==> flow/design.v <==
`timescale 1ns / 1ps
module WcaCicInterp
(
	input wire clock,
	input wire reset,
	input wire enable,
	input wire strobe_cic,
	input wire strobe_if,
	input wire [3:0] log2_rate,
	input  wire [15:0] data_in,
	output wire [15:0] data_out
);
reg [24+15:0] comb1;
reg [24+15:0] comb2;
reg [24+15:0] comb3;
reg [24+15:0] pipe1;
reg [24+15:0] pipe2;
reg [24+15:0] pipe3;
reg [24+15:0] integ1;  
reg [24+15:0] integ2;
reg [24+ 15:0] integ3;
always @(posedge clock)
	if(reset | ~enable)
		begin
			pipe1 <= 0;
			pipe2 <= 0;
			pipe3 <= 0;
			comb1 <= 0;
			comb2 <= 0;
			comb3 <= 0;	
		end
	else if (strobe_cic)
		begin
			comb1 <= data_in;
			pipe1 <= data_in - comb1;
			comb2 <= pipe1;
			pipe2 <= pipe1 - comb2;
			comb3 <= pipe2;
			pipe3 <= pipe2 - comb3;
		end
reg [15:0] data_store;
always @(posedge clock)
	if(reset | ~enable)
		begin
			integ1 <= 0;
			integ2 <= 0;
			integ3 <= 0;
		end
	else if (strobe_if)
		begin
			integ1 <= integ1 + pipe3; 
			integ2 <= integ2 + integ1; 
			integ3 <= integ3 + integ2; 
			case(log2_rate)
				4'h1:  data_store <= integ3[18:3];
				4'h2:  data_store <= integ3[21:6];
				4'h3:  data_store <= integ3[24:9];
				4'h4:  data_store <= integ3[27:12];
				4'h5:  data_store <= integ3[30:15];
				4'h6:  data_store <= integ3[33:18];
				4'h7:  data_store <= integ3[36:21];
				4'h8:  data_store <= integ3[39:24];
				default: data_store <= integ3[15:0];
			endcase
		end
assign data_out = data_store;
endmodule
`timescale 1 ns/100 ps
module WcaCordic12 (reset,ngreset,clock, strobeData, X0, Y0, A0, XN, YN, AN);
  parameter BIT_WIDTH   = 12;
  parameter ITERATIONS  = 12;
  parameter MODE        = 0;  
  input clock, reset, ngreset,strobeData;
  input signed  [BIT_WIDTH-1:0] X0, Y0, A0;
  output signed [BIT_WIDTH-1:0] XN, YN, AN;
  wire signed [BIT_WIDTH-1:0] x_w [ITERATIONS-1:1];
  wire signed [BIT_WIDTH-1:0] y_w [ITERATIONS-1:1];
  wire signed [BIT_WIDTH-1:0] a_w [ITERATIONS-1:1];
    localparam [143:0] arctanLUT = { 12'h0, 12'h1, 12'h1, 12'h3, 12'h5, 12'ha, 12'h14, 12'h29, 12'h51, 12'ha0, 12'h12e,  12'h200  };
    CordicCalc #(0,MODE,BIT_WIDTH) pcc_0(.reset(reset), .ngreset(ngreset), .clock(clock), .strobeData( strobeData),
               .X0(X0), .Y0(Y0), .A0(A0), .aRom(arctanLUT[BIT_WIDTH-1:0]),
               .XN(x_w[1]), .YN(y_w[1]), .AN(a_w[1])  );
    genvar i;
    generate for(i=1; i<ITERATIONS-1; i=i+1) begin: pcc_1
      CordicCalc #(i,MODE,BIT_WIDTH) pcc_1(.reset(reset), .ngreset(ngreset), .clock(clock), .strobeData( strobeData),
               .X0(x_w[i]), .Y0(y_w[i]), .A0(a_w[i]), .aRom(arctanLUT[(i+1)*BIT_WIDTH-1:i*BIT_WIDTH]),
               .XN(x_w[i+1]), .YN(y_w[i+1]), .AN(a_w[i+1])  );
    end
	endgenerate 
    CordicCalc #(ITERATIONS-1,MODE,BIT_WIDTH) pcc_2(.reset(reset),.ngreset(ngreset),.clock(clock), .strobeData( strobeData),
               .X0(x_w[ITERATIONS-1]), .Y0(y_w[ITERATIONS-1]), .A0(a_w[ITERATIONS-1]), 
               .aRom(arctanLUT[ITERATIONS*BIT_WIDTH-1:(ITERATIONS-1)*BIT_WIDTH]),
               .XN(XN), .YN(YN), .AN(AN)  );
endmodule
module CordicCalc(reset,ngreset,clock, strobeData, X0, Y0, A0, XN, YN, AN, aRom);
  parameter RSHIFT = 0;
  parameter MODE = 0;    
  parameter BIT_WIDTH = 12;
  input reset, ngreset, clock, strobeData;
  input  signed [BIT_WIDTH-1:0] X0, Y0, A0;
  input  signed [BIT_WIDTH-1:0] aRom;
  output signed [BIT_WIDTH-1:0] XN, YN, AN;
  wire d;
  reg signed [BIT_WIDTH-1:0] XN, YN, AN;
  assign d = (MODE==0)? A0[BIT_WIDTH-1] : ~Y0[BIT_WIDTH-1];  
  always @ (posedge clock) begin
      if(reset) begin
        AN <=  0;
        XN <=  0;
        YN <=  0;
      end
      else
        if (d & strobeData)    begin 
          AN <=  A0 + aRom; 
          XN <=  X0 + (Y0>>>RSHIFT);
          YN <=  Y0 - (X0>>>RSHIFT);
        end
        else if (strobeData)      begin 
          AN <=  A0 - aRom; 
          XN <=  X0 - (Y0>>>RSHIFT);
          YN <=  Y0 + (X0>>>RSHIFT);
        end       
  end   
endmodule
module WcaUpConverter
(
	input              	clock,
	input              	reset,
	input              	enable,
	input  	wire [7:0]  	cfg,				 
	input  	wire       		strobe_cic,   	 
	input  	wire [31:0] 	phase_cordic, 	 
	input		wire [3:0]  	log2_rate,
	input	  wire			strobe_if,
	input   wire	[31:0] iq_bb_in,
	output  reg		[23:0] iq_if_out
  );
  parameter MODE  =  4'hB; 		 
	wire  aclr = cfg[1];  
	wire [15:0] ihb_in = iq_bb_in[15:0];
	wire [15:0] qhb_in = iq_bb_in[31:16];
	wire [11:0] icor_in;
	wire [11:0] qcor_in;
	wire [23:0] cor_out;
	wire [15:0] icic_in;
	wire [15:0] qcic_in;
	wire hb_strobe_out;
	wire cic_strobe_out;
assign icic_in 		= ihb_in; 
assign qcic_in 		= qhb_in;
generate if( MODE & 3'h2)
  begin
  	wire [15:0] icic_out;
   wire [15:0] qcic_out;
   reg [15:0] icic_latch;
	reg [15:0] qcic_latch;
	WcaCicInterp cic_i (
	 .clock(clock), 
    .reset(reset | aclr), 
    .enable(enable), 
    .strobe_cic(strobe_cic), 
    .strobe_if(strobe_if), 
    .log2_rate(log2_rate), 
    .data_in(icic_in), 
    .data_out(icic_out)
    );
	WcaCicInterp cic_q (
    .clock(clock), 
    .reset(reset | aclr), 
    .enable(enable), 
    .strobe_cic(strobe_cic), 
    .strobe_if(strobe_if), 
    .log2_rate(log2_rate), 
    .data_in(qcic_in), 
    .data_out(qcic_out)
    );
	always @(posedge clock)
	begin
		if( strobe_if)
		 begin
			icic_latch<= icic_out;
			qcic_latch<= qcic_out;
		 end
	end	 
	wire bypassCic    	=  MODE[3] & cfg[3];
   assign icor_in 		= (bypassCic) ? icic_in[15:4] : icic_latch[15:4];
	assign qcor_in 		= (bypassCic) ? qcic_in[15:4] : qcic_latch[15:4] ;
	end
else 
 begin 
    assign icor_in 			= icic_in[15:4] ;
    assign qcor_in 			= qcic_in[15:4] ;
  end   
endgenerate
generate if( MODE & 3'h1)
  begin
  wire [11:0] icordicout_internal;
  wire [11:0] qcordicout_internal;
    reg [11:0] X0;
    reg [11:0] Y0;
    reg [11:0] A0;
    always @(posedge clock) 
     case({strobe_if, phase_cordic[31:30]})
       3'b101 :   
        begin            
            X0 <= -qcor_in;
            Y0 <= icor_in;
            A0 <= phase_cordic[31:20] - 12'h400;                    
        end
       3'b110 :  
        begin
            X0 <= qcor_in;
            Y0 <= -icor_in;
            A0 <= phase_cordic[31:20] + 12'h400;                    
        end
       3'b100:  
			begin
            X0 <= icor_in;
            Y0 <= qcor_in;
            A0 <= phase_cordic [31:20];
        end
       3'b111:  
			begin
            X0 <= icor_in;
            Y0 <= qcor_in;
            A0 <= phase_cordic [31:20];
        end
    endcase
    WcaCordic12  #(12,12,0) cordic
    ( 
       .ngreset(1'b1), .clock(clock),.reset(reset | aclr), .strobeData(strobe_if),
       .X0(X0), .Y0(Y0),.A0(A0),
       .XN(icordicout_internal), .YN(qcordicout_internal), .AN() 
    );	 
	wire bypassCordic    = MODE[3] & cfg[2];
	assign cor_out = (bypassCordic) ? {qcor_in, icor_in} : {qcordicout_internal, icordicout_internal};
  end
else  
  begin
    assign cor_out = {qcor_in, icor_in};
  end
endgenerate 
	always @(posedge clock)
	begin
		if( strobe_if)	iq_if_out <= cor_out;
	end
endmodule  
# Reports on WcaUpConverter
# The steps from the RTL of WcaUpConverter to its reports follow in flow order.
# Lines are those of the file above, counted from 1.
# Operators: Yosys type, input widths -> output width; for muxes data width and select width s.
# Not given: --
[inputs] design="WcaUpConverter" clk_port="clock" lib="sky130hd" pvt_corner="tt_025C_1v80"

# After elaboration
# Source: Yosys, flattened and elaborated. Widths are those after wreduce. Registers that Yosys merges into a memory's read port (data or address) are not register bits. Print and check cells do not count. Equal cells are merged and count once.
[op_classes] bitwise=16 muxes=78 n_eq=12 reduce_and_logical=15 add_sub_neg=85
[op_table] op="$mux 12" count=72
[op_table] op="$pmux 16 s8" count=2
[op_table] op="$add 40x40->40" count=6
[op_table] op="$sub 40x40->40" count=4
[op_table] op="$pmux 12 s3" count=3
[op_table] op="$sub 16x16->17" count=2
[op_table] op="$add 12x1->12" count=2
[op_table] op="$sub 12x1->12" count=2
[op_table] op="$add 12x10->12" count=2
[op_table] op="$sub 12x10->12" count=2
[op_table] op="$add 12x11->12" count=2
[op_table] op="$sub 12x11->12" count=2
[op_table] op="$add 12x11->12 const B" count=2
[op_table] op="$sub 12x11->12 const B" count=2
[op_table] op="$sub 12x12->12" count=2
[op_table] op="$add 12x2->12" count=2
[op_table] op="$sub 12x2->12" count=2
[op_table] op="$add 12x2->12 const B" count=2
[op_table] op="$sub 12x2->12 const B" count=2
[op_table] op="$add 12x3->12" count=2
[op_table] op="$sub 12x3->12" count=2
[op_table] op="$add 12x4->12" count=2
[op_table] op="$sub 12x4->12" count=2
[op_table] op="$add 12x5->12" count=2
[op_table] op="$sub 12x5->12" count=2
[op_table] op="$add 12x6->12" count=2
[op_table] op="$sub 12x6->12" count=2
[op_table] op="$add 12x7->12" count=2
# Other operator kinds: 36; their cells: 73.
[bits] regBits=1216 inputBits=81 output_inout_bits=24 wordCells=267

# Logic depth
# Yosys ltp: most cells in a row. Word level: on the elaborated netlist, between registers, memories and ports. Mapped: between sequential cells and ports; inverters and the memories' decode and read muxes count.
[logic_depth] depth_word=4 ABC_AREA=0 depth_mapped=19 ltp_nobuf=18

# Synthesis result
# The flow's flattened synthesis, as Yosys stat reports it; memories are mapped. The netlist is that of the ABC_AREA named above (0 if unset); the other value can give another one.
[mapped] buf_cells=390 ff_cells=1096 synth_area_um2=75108.3 sequential_area_um2=23022.1 cell_count=9061
[by_type] type="sky130_fd_sc_hd__dfxtp_1" count=988 area_total_um2=1.98E+04
[by_type] type="sky130_fd_sc_hd__ha_1" count=793 area_total_um2=9.92E+03
[by_type] type="sky130_fd_sc_hd__mux2i_1" count=527 area_total_um2=5.28E+03
[by_type] type="sky130_fd_sc_hd__nor2_1" count=1240 area_total_um2=4.65E+03
[by_type] type="sky130_fd_sc_hd__xnor2_1" count=454 area_total_um2=3.98E+03
[by_type] type="sky130_fd_sc_hd__a21oi_1" count=790 area_total_um2=3.95E+03
[by_type] type="sky130_fd_sc_hd__edfxtp_1" count=108 area_total_um2=3243.11
[by_type] type="sky130_fd_sc_hd__o21ai_0" count=555 area_total_um2=2.78E+03
[by_type] type="sky130_fd_sc_hd__a21o_1" count=297 area_total_um2=2.23E+03
[by_type] type="sky130_fd_sc_hd__nand2_1" count=595 area_total_um2=2.23E+03
[by_type] type="sky130_fd_sc_hd__inv_1" count=534 area_total_um2=2E+03
[by_type] type="sky130_fd_sc_hd__xor2_1" count=217 area_total_um2=1.9E+03
[by_type] type="sky130_fd_sc_hd__clkbuf_1" count=338 area_total_um2=1.27E+03
[by_type] type="sky130_fd_sc_hd__o21bai_1" count=137 area_total_um2=1.03E+03
[by_type] type="sky130_fd_sc_hd__fa_1" count=51 area_total_um2=1.02E+03
[by_type] type="sky130_fd_sc_hd__a211oi_1" count=126 area_total_um2=945.907
[by_type] type="sky130_fd_sc_hd__nand3_1" count=134 area_total_um2=670.643
[by_type] type="sky130_fd_sc_hd__nor3_1" count=131 area_total_um2=655.629
# Other cell types: 74; their cells: 1046.
# By module: a second synthesis without flattening, with its own total; a netlist apart from the flattened one above.
[hier_totals] cells_unflattened=10017 area_unflattened_um2=84353.4
# Rows give one instance, submodules left out.
[by_module] module="WcaCicInterp" mod_area_um2=20359.5 n_cells=2422 instances=2 mod_seq_area_um2=6286.0
[by_module] module="WcaUpConverter" mod_area_um2=4292.9 n_cells=342 instances=1 mod_seq_area_um2=2522.4
[by_module] module="CordicCalc" mod_area_um2=3682.3 n_cells=461 instances=1 mod_seq_area_um2=700.7
[by_module] module="CordicCalc" mod_area_um2=3673.5 n_cells=458 instances=1 mod_seq_area_um2=720.7
[by_module] module="CordicCalc" mod_area_um2=3430.8 n_cells=418 instances=1 mod_seq_area_um2=720.7
[by_module] module="CordicCalc" mod_area_um2=3362.0 n_cells=410 instances=1 mod_seq_area_um2=720.7
[by_module] module="CordicCalc" mod_area_um2=3339.5 n_cells=413 instances=1 mod_seq_area_um2=720.7
[by_module] module="CordicCalc" mod_area_um2=3246.9 n_cells=406 instances=1 mod_seq_area_um2=720.7
[by_module] module="CordicCalc" mod_area_um2=3239.4 n_cells=402 instances=1 mod_seq_area_um2=720.7
[by_module] module="CordicCalc" mod_area_um2=3238.1 n_cells=387 instances=1 mod_seq_area_um2=720.7
[by_module] module="CordicCalc" mod_area_um2=3133.0 n_cells=389 instances=1 mod_seq_area_um2=720.7
[by_module] module="CordicCalc" mod_area_um2=3116.7 n_cells=381 instances=1 mod_seq_area_um2=720.7
[by_module] module="CordicCalc" mod_area_um2=3070.4 n_cells=367 instances=1 mod_seq_area_um2=720.7
[by_module] module="CordicCalc" mod_area_um2=2801.4 n_cells=337 instances=1 mod_seq_area_um2=720.7
[by_module] module="WcaCordic12" mod_area_um2=7.5 n_cells=2 instances=1 mod_seq_area_um2=0.0

# Path before layout
# OpenSTA on the mapped netlist: ideal clock, no wires. The path of least setup slack (recovery checks aside). Input and output delay are each 20% of the period. Register names are those of the netlist, which keeps one name where synthesis merged equal registers.
[synth_timing] kind="in2reg" startpoint="input port strobe_if" endpoint="register genblk2.cordic.pcc_1[10].pcc_1.XN[11]" required_ps=7872 path_stages=15 setup_time_ps=128 delay_ps=3682 arrival_ps=5154 in_delay_ps=1600 n_path_buf=2 period_ps=8000 path_slack_ps=2719 launch_ps=1600 synth_period_reached_ps=5281
# "delay_ps" is the arrival time less input delay plus setup time.
# "path_stages" counts driving pins, that of a launching flip-flop among them; a cell with two outputs on the path counts twice.
# "synth_period_reached_ps" is the clock period less the worst setup slack; recovery checks do not enter. This is arithmetic on one report: input and output delays are still those of the set period (20% each).
# The rows between start and end are the longest chain of elaborated cells between them; the timing report does not say that the signal goes this way. Where chains are equally long, one stands for them.
# Each line given opens the expression or statement behind the cell; cells for indexed reads and writes are added by Yosys, which also makes memories of some case tables.
# At most two assigning lines are given for a register; there are more.
[synth_via] path_cell_list="sky130_fd_sc_hd__clkbuf_1 sky130_fd_sc_hd__clkbuf_1 sky130_fd_sc_hd__nand2_1 sky130_fd_sc_hd__o21ai_0 sky130_fd_sc_hd__ha_1 sky130_fd_sc_hd__a21oi_1 sky130_fd_sc_hd__o21bai_1 sky130_fd_sc_hd__a21oi_1 sky130_fd_sc_hd__o21bai_1 sky130_fd_sc_hd__a21oi_1 sky130_fd_sc_hd__o21ai_0 sky130_fd_sc_hd__o41ai_1 sky130_fd_sc_hd__xnor3_1 sky130_fd_sc_hd__mux2i_1 sky130_fd_sc_hd__nor2_1" elab_chain_cells=2 cone_cells=4 cone_lines=2 classes_between="mux: 2; logic: 1; reduce/logical: 1"
[synth_lines] element="start, declared" line_no=134 source="input wire strobe_if,"
[synth_lines] element="$mux 12" line_no=118 source="else if (strobeData)      begin"
[synth_lines] element="$mux 12" line_no=113 source="if (d & strobeData)    begin"
[synth_lines] element="end, assigned" line_no=115 source="XN <=  X0 + (Y0>>>RSHIFT);"
[synth_lines] element="end, assigned" line_no=120 source="XN <=  X0 - (Y0>>>RSHIFT);"
[synth_lines] element="end, declared" line_no=102 source="output signed [BIT_WIDTH-1:0] XN, YN, AN;"

# Path in the finished layout
# From the final timing report of entry C: the path of least setup slack in the routed layout; clock arrival at registers is part of the times.
# The path's times are printed in steps of 10 ps; the period is the one set.
[layout_timing] kind="reg2reg" startpoint="register genblk1.cic_i.integ2[0]" endpoint="register genblk1.cic_i.integ3[34]" setup_time_ps=130 launch_ps=820 path_slack_ps=130 period_ps=3550 n_path_buf=1 arrival_ps=4130 required_ps=4260 path_stages=14
# The rows between start and end are the longest chain of elaborated cells between them; the timing report does not say that the signal goes this way. Where chains are equally long, one stands for them.
[layout_via] path_cell_list="sky130_fd_sc_hd__dfxtp_1 sky130_fd_sc_hd__ha_1 sky130_fd_sc_hd__fa_1 sky130_fd_sc_hd__a21oi_2 sky130_fd_sc_hd__o21bai_2 sky130_fd_sc_hd__a211oi_2 sky130_fd_sc_hd__o31ai_2 sky130_fd_sc_hd__a221o_2 sky130_fd_sc_hd__a31oi_4 sky130_fd_sc_hd__o31ai_2 sky130_fd_sc_hd__a221oi_2 sky130_fd_sc_hd__buf_4 sky130_fd_sc_hd__xor2_1 sky130_fd_sc_hd__o21ai_0" elab_chain_cells=1 cone_cells=1 cone_lines=1 classes_between="add/sub: 1"
[layout_lines] element="start, declared" line_no=20 source="reg [24+15:0] integ2;"
[layout_lines] element="start, assigned" line_no=46 source="integ2 <= 0;"
[layout_lines] element="start, assigned" line_no=52 source="integ2 <= integ2 + integ1;"
[layout_lines] element="$add 40x40->40" line_no=53 source="integ3 <= integ3 + integ2;"
[layout_lines] element="end, assigned" line_no=47 source="integ3 <= 0;"
[layout_lines] element="end, assigned" line_no=53
[layout_lines] element="end, declared" line_no=21 source="reg [24+ 15:0] integ3;"

Lab notebook: WcaUpConverter

Module WcaUpConverter, platform sky130hd: 4 stored runs of the flow (Yosys, OpenROAD) with differing settings, in no particular order. Input and output delays are each 20% of the period that was set; the output load is 0.01 pF.
"timing.achieved_period_ps" is the run's clock period less its worst setup slack. It is reckoned from that one timing run; input and output delays stay at 20% of the period that was set.

[flow] entry A: files
==> flow/run.sh <==
#!/bin/bash
# the make line also repeats the synthesis and layout settings of config.mk as NAME=value (left out here)
make -C /OpenROAD-flow-scripts/flow DESIGN_CONFIG=/design/flow/config.mk WORK_HOME=/design/flow/orfs CLKGATE_MAP_FILE= finish
==> flow/config.mk <==
export PLATFORM = sky130hd
export DESIGN_NAME = WcaUpConverter
export DESIGN_NICKNAME = WcaUpConverter
export VERILOG_FILES = /design/flow/design.v
export SDC_FILE = /design/flow/constraint.sdc
export NUM_CORES = 4
export LEC_CHECK = 0
export ABC_AREA = 0
export CAP_MARGIN = 35
export CELL_PAD_IN_SITES_DETAIL_PLACEMENT = 1
export CELL_PAD_IN_SITES_GLOBAL_PLACEMENT = 1
export CORE_ASPECT_RATIO = 0.54
export CORE_MARGIN = 4
export CORE_UTILIZATION = 69
export CTS_CLUSTER_DIAMETER = 303
export GPL_ROUTABILITY_DRIVEN = 1
export GPL_TIMING_DRIVEN = 1
export MAX_ROUTING_LAYER = met5
export MIN_ROUTING_LAYER = met1
export PLACE_DENSITY_LB_ADDON = 0.05
export SETUP_SLACK_MARGIN = 0.3
export SLEW_MARGIN = 10
export TNS_END_PERCENT = 85
==> flow/constraint.sdc <==
create_clock -name core_clock -period 3.0 [get_ports {clock}]
set_input_delay 0.6000 -clock core_clock [delete_from_list [all_inputs] [get_ports {clock}]]
set_output_delay 0.6000 -clock core_clock [all_outputs]
set_load 0.01 [all_outputs]

[flow] entry A: no results, placement failed with FLW-0024

[flow] entry B: files
==> flow/run.sh <==
#!/bin/bash
# the make line also repeats the synthesis and layout settings of config.mk as NAME=value (left out here)
make -C /OpenROAD-flow-scripts/flow DESIGN_CONFIG=/design/flow/config.mk WORK_HOME=/design/flow/orfs CLKGATE_MAP_FILE= finish
==> flow/config.mk <==
export PLATFORM = sky130hd
export DESIGN_NAME = WcaUpConverter
export DESIGN_NICKNAME = WcaUpConverter
export VERILOG_FILES = /design/flow/design.v
export SDC_FILE = /design/flow/constraint.sdc
export NUM_CORES = 4
export LEC_CHECK = 0
export ABC_AREA = 0
export CAP_MARGIN = 5
export CELL_PAD_IN_SITES_DETAIL_PLACEMENT = 1
export CELL_PAD_IN_SITES_GLOBAL_PLACEMENT = 1
export CORE_ASPECT_RATIO = 0.54
export CORE_MARGIN = 4
export CORE_UTILIZATION = 69
export CTS_CLUSTER_DIAMETER = 373
export GPL_ROUTABILITY_DRIVEN = 1
export GPL_TIMING_DRIVEN = 0
export HOLD_SLACK_MARGIN = 0.11
export MAX_ROUTING_LAYER = met4
export MIN_ROUTING_LAYER = met1
export PLACE_DENSITY_LB_ADDON = 0.05
export SETUP_SLACK_MARGIN = 0.3
export SLEW_MARGIN = 10
export TNS_END_PERCENT = 90
==> flow/constraint.sdc <==
create_clock -name core_clock -period 3.0 [get_ports {clock}]
set_input_delay 0.6000 -clock core_clock [delete_from_list [all_inputs] [get_ports {clock}]]
set_output_delay 0.6000 -clock core_clock [all_outputs]
set_load 0.01 [all_outputs]

[flow] entry B: no results, placement failed with FLW-0024

[flow] entry C: files
==> flow/run.sh <==
#!/bin/bash
# the make line also repeats the synthesis and layout settings of config.mk as NAME=value (left out here)
make -C /OpenROAD-flow-scripts/flow DESIGN_CONFIG=/design/flow/config.mk WORK_HOME=/design/flow/orfs CLKGATE_MAP_FILE= finish
==> flow/config.mk <==
export PLATFORM = sky130hd
export DESIGN_NAME = WcaUpConverter
export DESIGN_NICKNAME = WcaUpConverter
export VERILOG_FILES = /design/flow/design.v
export SDC_FILE = /design/flow/constraint.sdc
export NUM_CORES = 4
export LEC_CHECK = 0
export ABC_AREA = 0
export CAP_MARGIN = 20
export CELL_PAD_IN_SITES_DETAIL_PLACEMENT = 1
export CELL_PAD_IN_SITES_GLOBAL_PLACEMENT = 1
export CORE_MARGIN = 2
export CORE_UTILIZATION = 26
export CTS_CLUSTER_SIZE = 84
export GPL_TIMING_DRIVEN = 0
export PLACE_DENSITY_LB_ADDON = 0.1
export SLEW_MARGIN = 40
==> flow/constraint.sdc <==
create_clock -name core_clock -period 3.55 [get_ports {clock}]
set_input_delay 0.7100 -clock core_clock [delete_from_list [all_inputs] [get_ports {clock}]]
set_output_delay 0.7100 -clock core_clock [all_outputs]
set_load 0.01 [all_outputs]

[flow] entry C: metrics
[metrics] yosys_chip_area_um2 = 75108.3
[metrics] design.die.area_um2 = 293195.0
[metrics] cell_area_final_um2 = 87968.1
[metrics] util_frac = 0.306
[metrics] worstSetupSlack_ps = 128
[metrics] timing.setup.tns_ps = 0
[metrics] fin_hold_ws_ps = 213
[metrics] timing.achieved_period_ps = 3422

[flow] entry D: files
==> flow/run.sh <==
#!/bin/bash
# the make line also repeats the synthesis and layout settings of config.mk as NAME=value (left out here)
make -C /OpenROAD-flow-scripts/flow DESIGN_CONFIG=/design/flow/config.mk WORK_HOME=/design/flow/orfs CLKGATE_MAP_FILE= finish
==> flow/config.mk <==
export PLATFORM = sky130hd
export DESIGN_NAME = WcaUpConverter
export DESIGN_NICKNAME = WcaUpConverter
export VERILOG_FILES = /design/flow/design.v
export SDC_FILE = /design/flow/constraint.sdc
export NUM_CORES = 4
export LEC_CHECK = 0
export CAP_MARGIN = 20
export CORE_MARGIN = 2
export CORE_UTILIZATION = 40
export SLEW_MARGIN = 20
==> flow/constraint.sdc <==
create_clock -name core_clock -period 5.3 [get_ports {clock}]
set_input_delay 1.0600 -clock core_clock [delete_from_list [all_inputs] [get_ports {clock}]]
set_output_delay 1.0600 -clock core_clock [all_outputs]
set_load 0.01 [all_outputs]

[flow] entry D: metrics
[metrics] yosys_chip_area_um2 = 75108.3
[metrics] design.die.area_um2 = 191253.0
[metrics] cell_area_final_um2 = 83040.9
[metrics] util_frac = 0.444
[metrics] worstSetupSlack_ps = 1138
[metrics] timing.setup.tns_ps = 0
[metrics] fin_hold_ws_ps = 418
[metrics] timing.achieved_period_ps = 4162
